==> flow/design.v <==
module UART_TX_CTRL
#(
    parameter [ 1:0] RDY       = 2'b01,
    parameter [ 1:0] LOAD      = 2'b10,
    parameter [ 1:0] SEND      = 2'b11,
    parameter [ 3:0] IDX_MAX   = 10,
    parameter [13:0] TMR_MAX   = 14'b10100010110000  
)
(
    input  wire       CLK,
    input  wire       rst,
    input  wire       send,
    input  wire [7:0] send_data,
    output wire       ready,
    output wire       UART_TX
);
reg         tx_bit;
reg  [ 1:0] tx_state;
reg  [ 9:0] tx_data;
reg  [ 3:0] index;
reg  [13:0] tx_tmr;
wire        bit_done;
always @(posedge CLK) begin : state_transition
    if (rst)
        tx_state <= RDY;
    else
    case (tx_state)
        RDY:
            if (send)
                tx_state <= LOAD;
        LOAD:
            tx_state <= SEND;
        SEND:
            if (bit_done) begin
                if (index == IDX_MAX)
                    tx_state <= RDY;
                else
                    tx_state <= LOAD;
            end
        default:  
            tx_state <= RDY;
    endcase
end
always @(posedge CLK) begin : timing
    if (rst || tx_state == RDY) begin
        tx_tmr <= 14'd0;
    end
    else begin
        if (bit_done)
            tx_tmr <= 14'd0;
        else
            tx_tmr <= tx_tmr + 1;
    end
end
always @(posedge CLK) begin : increment_index
    if (rst || tx_state == RDY)
        index <= 0;
    else if (tx_state == LOAD)
        index <= index + 1;
end
always @(posedge CLK) begin : data_latch
    if (send)
        tx_data <= {1'b1, send_data, 1'b0};
end
always @(posedge CLK) begin : bit0
    if (rst || tx_state == RDY)
        tx_bit <= 1'b1;
    else if (tx_state == LOAD)
        tx_bit <= tx_data[index];
end
assign bit_done = (tx_tmr == TMR_MAX)? 1 : 0;
assign UART_TX   = tx_bit;
assign ready     = (tx_state == RDY)? 1 : 0;
endmodule
module UART_RX_CTRL
#(
    parameter [ 2:0] WAIT_START  = 3'b001,
    parameter [ 2:0] STORE_START = 3'b010,
    parameter [ 2:0] STORE_DATA  = 3'b011,
    parameter [ 2:0] STORE_STOP  = 3'b100,
    parameter [ 2:0] STORE_LAST  = 3'b101,
    parameter [13:0] TMR_MAX     = 14'b10100010110000  
)(
    input  wire        CLK,
    input  wire        rst,
    input  wire        UART_RX,
    output reg  [ 7:0] recv_data,
    output wire        vald_data
);
reg  [ 2:0] rx_reg;
reg  [ 2:0] rx_state;
reg  [13:0] rx_tmr;
reg  [ 2:0] bit_count;
wire        sample_point;
wire        startbit_detected;
always @(posedge CLK) begin : rx_latch_n_shift
    if (rst)
        rx_reg <= 3'd0;
    else
        rx_reg <= {rx_reg[1:0], UART_RX};
end
function set_startbit_detected;
    input state, rx2, rx1;
    begin
        if (state==WAIT_START && rx2==1'b1 && rx1==1'b0)
            set_startbit_detected = 1'b1;
        else
            set_startbit_detected = 1'b0;
    end
endfunction
assign startbit_detected = set_startbit_detected(
                            rx_state,
                            rx_reg[2],
                            rx_reg[1]
                        );
always @(posedge CLK) begin : rx_timer
    if (rst) begin
        rx_tmr <= 14'd0;
    end
    else if (startbit_detected == 1'b1) begin
        rx_tmr <= 14'd0;
    end
    else begin
        if (rx_tmr == TMR_MAX)
            rx_tmr <= 14'd0;
        else
            rx_tmr <= rx_tmr + 14'd1;
    end
end
assign sample_point = (rx_tmr == 14'd0)? 1'b1 : 1'b0;
always @(posedge CLK) begin : state_transition_n_bit_count
    if (rst) begin
        rx_state  <= WAIT_START;
        bit_count <= 3'd0;
    end
    else
    case (rx_state)
        WAIT_START:
            if (startbit_detected == 1'b1) begin
                rx_state <= STORE_START;
                bit_count <= 3'd0;
            end
        STORE_START:
            if (sample_point == 1'b1) begin
                if (rx_reg[1] == 1'b0)
                    rx_state <= STORE_DATA;
                else  
                    rx_state <= WAIT_START;
            end
        STORE_DATA:
            if (sample_point == 1'b1) begin
                recv_data <= {rx_reg[1], recv_data[7:1]};
                if (bit_count == 3'd7)
                    rx_state <= STORE_STOP;
                else
                    bit_count <= bit_count + 3'd1;
            end
        STORE_STOP:
            if (sample_point == 1'b1) begin
                if (rx_reg[1] == 1'b1)
                    rx_state <= STORE_LAST;
                else  
                    rx_state <= WAIT_START;
            end
        STORE_LAST:
            rx_state <= WAIT_START;
        default:  
            rx_state <= WAIT_START;
    endcase
end
assign vald_data = (rx_state == STORE_LAST)? 1'b1 : 1'b0;
endmodule
module FIFO
#(
    parameter ADDR_WIDTH = 8,
    parameter DATA_WIDTH = 8
)
(
    input  wire                  CLK,
    input  wire                  rst,
    input  wire                  w_enable,
    input  wire                  r_enable,
    input  wire [DATA_WIDTH-1:0] w_data,
    output reg  [DATA_WIDTH-1:0] r_data,
    output reg  [ADDR_WIDTH:0]   count
);
reg [ADDR_WIDTH-1:0] w_addr;
reg [ADDR_WIDTH-1:0] r_addr;
reg [DATA_WIDTH-1:0] ram [2**ADDR_WIDTH-1:0];
always @(posedge CLK) begin : dpm
    if (w_enable)
        ram[w_addr] <= w_data;
    if (rst)
        r_data      <= 0;
    else if (r_enable)
        r_data      <= ram[r_addr];
end
always @(posedge CLK) begin : addr
    if (rst) begin
        w_addr <= 0;
        r_addr <= 0;
    end
    else begin
        if (w_enable)
            w_addr <= w_addr + 1'b1;
        if (r_enable)
            r_addr <= r_addr + 1'b1;
    end
end
always @(posedge CLK) begin : count_data
    if (rst)
        count <= 0;
    else
    case ({w_enable, r_enable})
        2'b00: count <= count;
        2'b01: count <= count - 1'b1;
        2'b10: count <= count + 1'b1;
        2'b11: count <= count;
    endcase
end
endmodule
module UART
#(
    parameter [ 2:0] WAIT_ACTI      = 3'b001,
    parameter [ 2:0] SEND_CHAR      = 3'b010,
    parameter [ 2:0] RDY            = 3'b011,
    parameter [ 2:0] WAIT_RDY       = 3'b100,
    parameter [ 3:0] BTN_STR_LEN    = 4'd8,
    parameter [ 1:0] PARROT_STR_LEN = 2'd3,
    parameter        BTN            = 1'b0,
    parameter        PARROT         = 1'b1,
    parameter [13:0] BAUD_TMR_MAX   = 14'd15  
)
(
    input  wire CLK,        
    input  wire rst,        
    input  wire btn_0,      
    output wire UART_TX,    
    input  wire UART_RX     
);
reg  [ 2:0] uart_state;
wire [ 7:0] btn_str        [ 7:0];
reg  [ 3:0] str_idx;
reg         send_mode;
reg         send_char;
wire        send;
reg  [ 7:0] send_data;
wire        ready;
assign send = send_char;
wire [ 7:0] recv_data;
wire        vald_data;
wire        w_enable;
wire        r_enable;
wire [ 7:0] r_data;
wire [ 8:0] count;
assign btn_str[0] = 8'h02;  
assign btn_str[1] = 8'h41;  
assign btn_str[2] = 8'h52;  
assign btn_str[3] = 8'h54;  
assign btn_str[4] = 8'h59;  
assign btn_str[5] = 8'h0D;  
assign btn_str[6] = 8'h0A;  
assign btn_str[7] = 8'h03;  
UART_TX_CTRL #(.TMR_MAX(BAUD_TMR_MAX)) uart_tx_ctrl (
    CLK,
    rst,
    send,
    send_data,
    ready,
    UART_TX
);
UART_RX_CTRL #(.TMR_MAX(BAUD_TMR_MAX)) uart_rx_ctrl (
    CLK,
    rst,
    UART_RX,
    recv_data,
    vald_data
);
assign w_enable = (vald_data == 1'b1 && count < 2**8);
assign r_enable = (count > 0 && uart_state == WAIT_ACTI)? 1 : 0;
FIFO fifo (
    CLK,
    rst,
    w_enable,
    r_enable,
    recv_data,  
    r_data,
    count
);
always @(posedge CLK) begin : state_transition
    if (rst) begin
        uart_state <= WAIT_ACTI;
        send_mode  <= BTN;
    end
    else
    case (uart_state)
        WAIT_ACTI:
            if (r_enable) begin
                uart_state <= SEND_CHAR;
                send_mode  <= PARROT;
            end
            else if (btn_0 == 1'b1) begin
                uart_state <= SEND_CHAR;
                send_mode  <= BTN;
            end
        SEND_CHAR:
            uart_state <= RDY;
        RDY:
            uart_state <= WAIT_RDY;
        WAIT_RDY:
            if (ready == 1'b1) begin
                case (send_mode)
                    PARROT: begin
                        uart_state <= WAIT_ACTI;
                    end
                    BTN: begin
                        if (str_idx == BTN_STR_LEN)
                            uart_state <= WAIT_ACTI;
                        else
                            uart_state <= SEND_CHAR;
                    end
                endcase
            end
        default:  
            uart_state <= WAIT_ACTI;
    endcase
end
always @(posedge CLK) begin : inc_idx
    if (rst || uart_state == WAIT_ACTI)
        str_idx <= 0;
    else if (uart_state == SEND_CHAR)
        str_idx <= str_idx + 1;
end
always @(posedge CLK) begin : char_load
    if (rst) begin
        send_char <= 1'b0;
        send_data <= 0;
    end
    else if (uart_state == SEND_CHAR) begin
        send_char <= 1'b1;
        if (send_mode == PARROT)
            send_data <= r_data;
        else if (send_mode == BTN)
            send_data <= btn_str[str_idx[2:0]];
    end
    else begin
        send_char <= 1'b0;
    end
end
endmodule
-- Reports on UART
The steps from the RTL of UART to its reports follow in flow order.
Lines are those of the file above, counted from 1.
Operators: Yosys type, input widths -> output width; for muxes data width and select width s.
Library cell names are shortened.
Not given: --
- top module: UART
- clock input: CLK
- standard-cell library: sky130hd
- timing corner: tt_025C_1v80

-- Word-level counts
Source: Yosys, flattened and elaborated, memories not mapped. Widths are those after wreduce. Registers that Yosys merges into a memory's read port (data or address) are not register bits. Print and check cells do not count. Equal cells are merged and count once.
Yosys's memory passes give these memory sizes; they may raise the number of words (mostly to a power of two), join words into wider ones and drop unused or constant bits.
- register bits after elaboration at 102
- RAM bits at 2048
- noted clocked read ports x word width: 8
- memories kept: 1
- input bits: 4
- noted cells after elaboration: 128
- memories (memory ; words ; width ; rd ports ; write ports ; RTL line ; text):
    fifo.ram ; 256 ; 8 ; 1 ; 1 ; 189 ; reg [DATA_WIDTH-1:0] ram [2**ADDR_WIDTH-1:0];
- add/sub/neg operators: 9
- noted order comparisons: 2
- eq/ne operators at 37
- shift-type cells at 1
- muxes and demuxes: 37
- bitwise operators at 3
- reductions and logical operators at 20
- operator list (operator ; number):
    $pmux 8 s8 ; 1
    $mux 3 ; 12
    $add 14x1->14 const B ; 2
    $eq 14x4->1 const B ; 2
    $eq 3x3->1 const B ; 8
    $pmux 3 s4 ; 2
    $mux 8 ; 3
    $eq 3x2->1 const B ; 6
    $pmux 9 s2 ; 1
    $add 8x1->8 const B ; 2
    $logic_not 14->1 ; 1
    $ne 2x1->1 const B ; 7
    $pmux 3 s2 ; 2
    $shiftx 10x4->1 ; 1
    $mux 1 ; 10
    $mux 2 ; 5
    $eq 3x1->1 const B ; 3
    $add 9x1->9 const B ; 1
    $sub 9x1->9 const B ; 1
    $gt 9x1->1 const B ; 1
    $lt 9x9->1 const B ; 1
    $eq 2x2->1 const B ; 4
    $add 4x1->4 const B ; 2
    $eq 4x4->1 const B ; 2
    $reduce_and 2->1 ; 3
    $pmux 2 s3 ; 1
    $reduce_and 5->1 ; 1
    $logic_and 1x1->1 ; 4
Other operator kinds: 13; their cells: 20.

-- Longest topological paths
Longest topological path by Yosys (ltp), each cell counted once; first at word level (registers and memories cut), then after technology mapping (sequential cells cut; the memories' decode and read muxes count).
- noted depth in word-level cells: 5
- ABC_AREA at 0
- mapped depth: 13
- noted gate-level depth less buffers: 13

-- After synthesis
Yosys stat after the flow's synthesis: flattened, memories mapped to cells. It holds for the ABC_AREA given above (unset counts as 0); a run with the other value may have another netlist.
- cell types (cell ; number ; area in all (um^2)):
    edfxtp_1 ; 2064 ; 6.2E+04
    mux4_2 ; 503 ; 1.13E+04
    dfxtp_1 ; 96 ; 1.92E+03
    mux2i_1 ; 156 ; 1.56E+03
    nor2_1 ; 369 ; 1.39E+03
    nand2_1 ; 124 ; 465.446
    a21oi_1 ; 85 ; 425.408
    clkbuf_1 ; 107 ; 401.635
    buf_6 ; 30 ; 337.824
    ha_1 ; 26 ; 325.312
    a22oi_1 ; 35 ; 262.752
    nand3_1 ; 52 ; 260.25
    buf_2 ; 50 ; 250.24
    o21ai_0 ; 50 ; 250.24
    o221ai_1 ; 26 ; 227.718
    o22ai_1 ; 34 ; 212.704
    xor2_1 ; 23 ; 201.443
    xnor2_1 ; 21 ; 183.926
Other cell types: 52; their cells: 362.
- mapped cells at 4213
- chip area (Yosys): 84476.0 um^2
- noted sequential part of the area: 63901.3 um^2
- flip-flops at 2160
- buffers: 245
By module: a second synthesis without flattening, with its own total; a netlist apart from the flattened one above.
- cell total of the unflattened synthesis at 4435
- area total of the unflattened synthesis at 84967.7 um^2
Rows give one instance, submodules left out.
- modules (module ; instances ; cells ; area (um^2) ; seq. area (um^2)):
    FIFO ; 1 ; 4072 ; 81479.4 ; 62159.6
    UART_RX_CTRL (TMR_MAX=15) ; 1 ; 136 ; 1360.1 ; 700.7
    UART_TX_CTRL (TMR_MAX=15) ; 1 ; 127 ; 1252.5 ; 680.7
    UART ; 1 ; 100 ; 875.8 ; 360.3

-- Timing after synthesis
Path of least setup slack by OpenSTA after synthesis, without wires, with an ideal clock, recovery checks aside; 20% of the period is set as input and as output delay. Where synthesis merged equal registers, the netlist keeps one of their names.
- path kind: reg2reg
- start: reg uart_rx_ctrl.recv_data[1]
- end: mem fifo.ram[0][1]
- clock period at 10.0 ns
- setup time at 0.820 ns
- time at the first pin: 0.000 ns
- data arrival time at 3.240 ns
- slack: 5.940 ns
- delay of the path: 4.060 ns
- noted stages: 1
- buffers on the path: 0
- period reached after synthesis at 4.06 ns
"delay of the path" = arrival - input delay + setup time.
"stages": output pins that drive a net of the path, with the launching flip-flop's if there is one; two outputs of one cell count as two.
"period reached after synthesis" = period - worst setup slack (recovery checks aside). The figure is calculated, with input and output delays left at 20% of the set period.
Between the ends stands the longest chain of elaborated cells between them, by number of cells; it is not shown to be the way that was timed. Of several equally long chains one is given.
Each line given opens the expression or statement behind the cell; cells for indexed reads and writes are added by Yosys, which also makes memories of some case tables.
- path through: edfxtp_1
- length of the longest elaborated chain: 1
- RTL lines, path after synthesis (item ; RTL line ; text):
    start, declared ; 87 ; output reg  [ 7:0] recv_data,
    start, assigned ; 152 ; recv_data <= {rx_reg[1], recv_data[7:1]};
    $mux 8 ; 191 ; if (w_enable)
    end, declared ; 189 ; reg [DATA_WIDTH-1:0] ram [2**ADDR_WIDTH-1:0];

-- Timing after layout
Path of least setup slack in the final report of entry A (OpenROAD, finished layout, wires in). Where an end is a register, its clock arrival counts in the times.
- path kind: reg2reg
- start: reg fifo.r_addr[0]
- end: reg fifo.r_data[7]
- clock period at 6.84 ns
- setup time at 0.15 ns
- time at the first pin: 0.86 ns
- data arrival time at 4.99 ns
- slack: 2.56 ns
- noted stages: 8
- buffers on the path: 1
- path through: dfxtp_4 -> buf_4 -> mux4_2 -> mux4_2 -> o21ai_1 -> a21oi_1 -> a211oi_1 -> o32ai_1
- RTL lines, path after layout (item ; RTL line ; text):
    start, declared ; 188 ; reg [ADDR_WIDTH-1:0] r_addr;
    start, assigned ; 201 ; r_addr <= 0;
    start, assigned ; 207 ; r_addr <= r_addr + 1'b1;
    end, declared ; 184 ; output reg  [DATA_WIDTH-1:0] r_data,
Chain of elaborated cells between the ends: none given.

Data sheet: physical implementation of UART

Measured data: module UART, platform sky130hd, 4 stored runs of the flow under differing settings, order arbitrary. Input and output delays are each 20% of the period that was set; the output load is 0.01 pF.
By "period achieved" is meant the clock period of the run minus its worst setup slack. This is arithmetic on one report: input and output delays are still those of the set period (20% each).
"worst setup path time" = time allowed to the worst setup path (clock period - input delay - output delay, where it has them) - its slack; a late launch clock adds to it, a late capture clock takes from it.
By "total power after layout" is meant OpenSTA's value without simulated activity: inputs other than the clock are taken to toggle once in ten clock periods, and the tool carries that through the logic.

Entry A
Settings were CORE_UTILIZATION = 40; period_ns = 6.84; CAP_MARGIN = 20; CORE_MARGIN = 2; SLEW_MARGIN = 20
- noted the die size: 214,883.0 um^2
- worst setup path time at 4.28 ns
- class of the worst setup path: reg2reg
- period achieved at 4.278 ns
- utilization at 45.1%
- total negative setup slack at 0.000 ns
- noted the total power after layout: 31,489 uW
- standard-cell area after layout: 94,508.1 um^2
- synthesis area: 84,476.0 um^2
- smallest hold slack at 0.428 ns
- worst setup slack after layout: 2.562 ns

Entry B
Settings were CORE_UTILIZATION = 40; CTS_CLUSTER_DIAMETER = 345; SETUP_SLACK_MARGIN = 0.17; period_ns = 10.0; CAP_MARGIN = 20; CORE_MARGIN = 2; SLEW_MARGIN = 20
- noted the die size: 214,883.0 um^2
- worst setup path time at 4.62 ns
- class of the worst setup path: reg2reg
- period achieved at 4.621 ns
- utilization at 45.0%
- total negative setup slack at 0.000 ns
- noted the total power after layout: 21,575 uW
- standard-cell area after layout: 94,491.9 um^2
- synthesis area: 84,476.0 um^2
- smallest hold slack at 0.429 ns
- worst setup slack after layout: 5.379 ns

Entry C
Settings were CORE_UTILIZATION = 39; GPL_TIMING_DRIVEN = 1; PLACE_DENSITY_LB_ADDON = 0.12; SETUP_SLACK_MARGIN = 0.69; SLEW_MARGIN = 15; period_ns = 3.51; CAP_MARGIN = 20; CORE_MARGIN = 2
- noted the die size: 220,346.0 um^2
- worst setup path time at 3.04 ns
- class of the worst setup path: reg2reg
- period achieved at 3.037 ns
- utilization at 46.8%
- total negative setup slack at 0.000 ns
- noted the total power after layout: 65,620 uW
- standard-cell area after layout: 100,708.0 um^2
- synthesis area: 84,476.0 um^2
- smallest hold slack at 0.252 ns
- worst setup slack after layout: 0.473 ns

Entry D
Settings were CAP_MARGIN = 15; CELL_PAD_IN_SITES_DETAIL_PLACEMENT = 2; CORE_ASPECT_RATIO = 1.1; CORE_MARGIN = 6; CORE_UTILIZATION = 57; GPL_TIMING_DRIVEN = 1; MAX_ROUTING_LAYER = met4; SETUP_SLACK_MARGIN = -0.01; SLEW_MARGIN = 40; TNS_END_PERCENT = 100; period_ns = 2.8
- no results, placement failed with DPL-0033
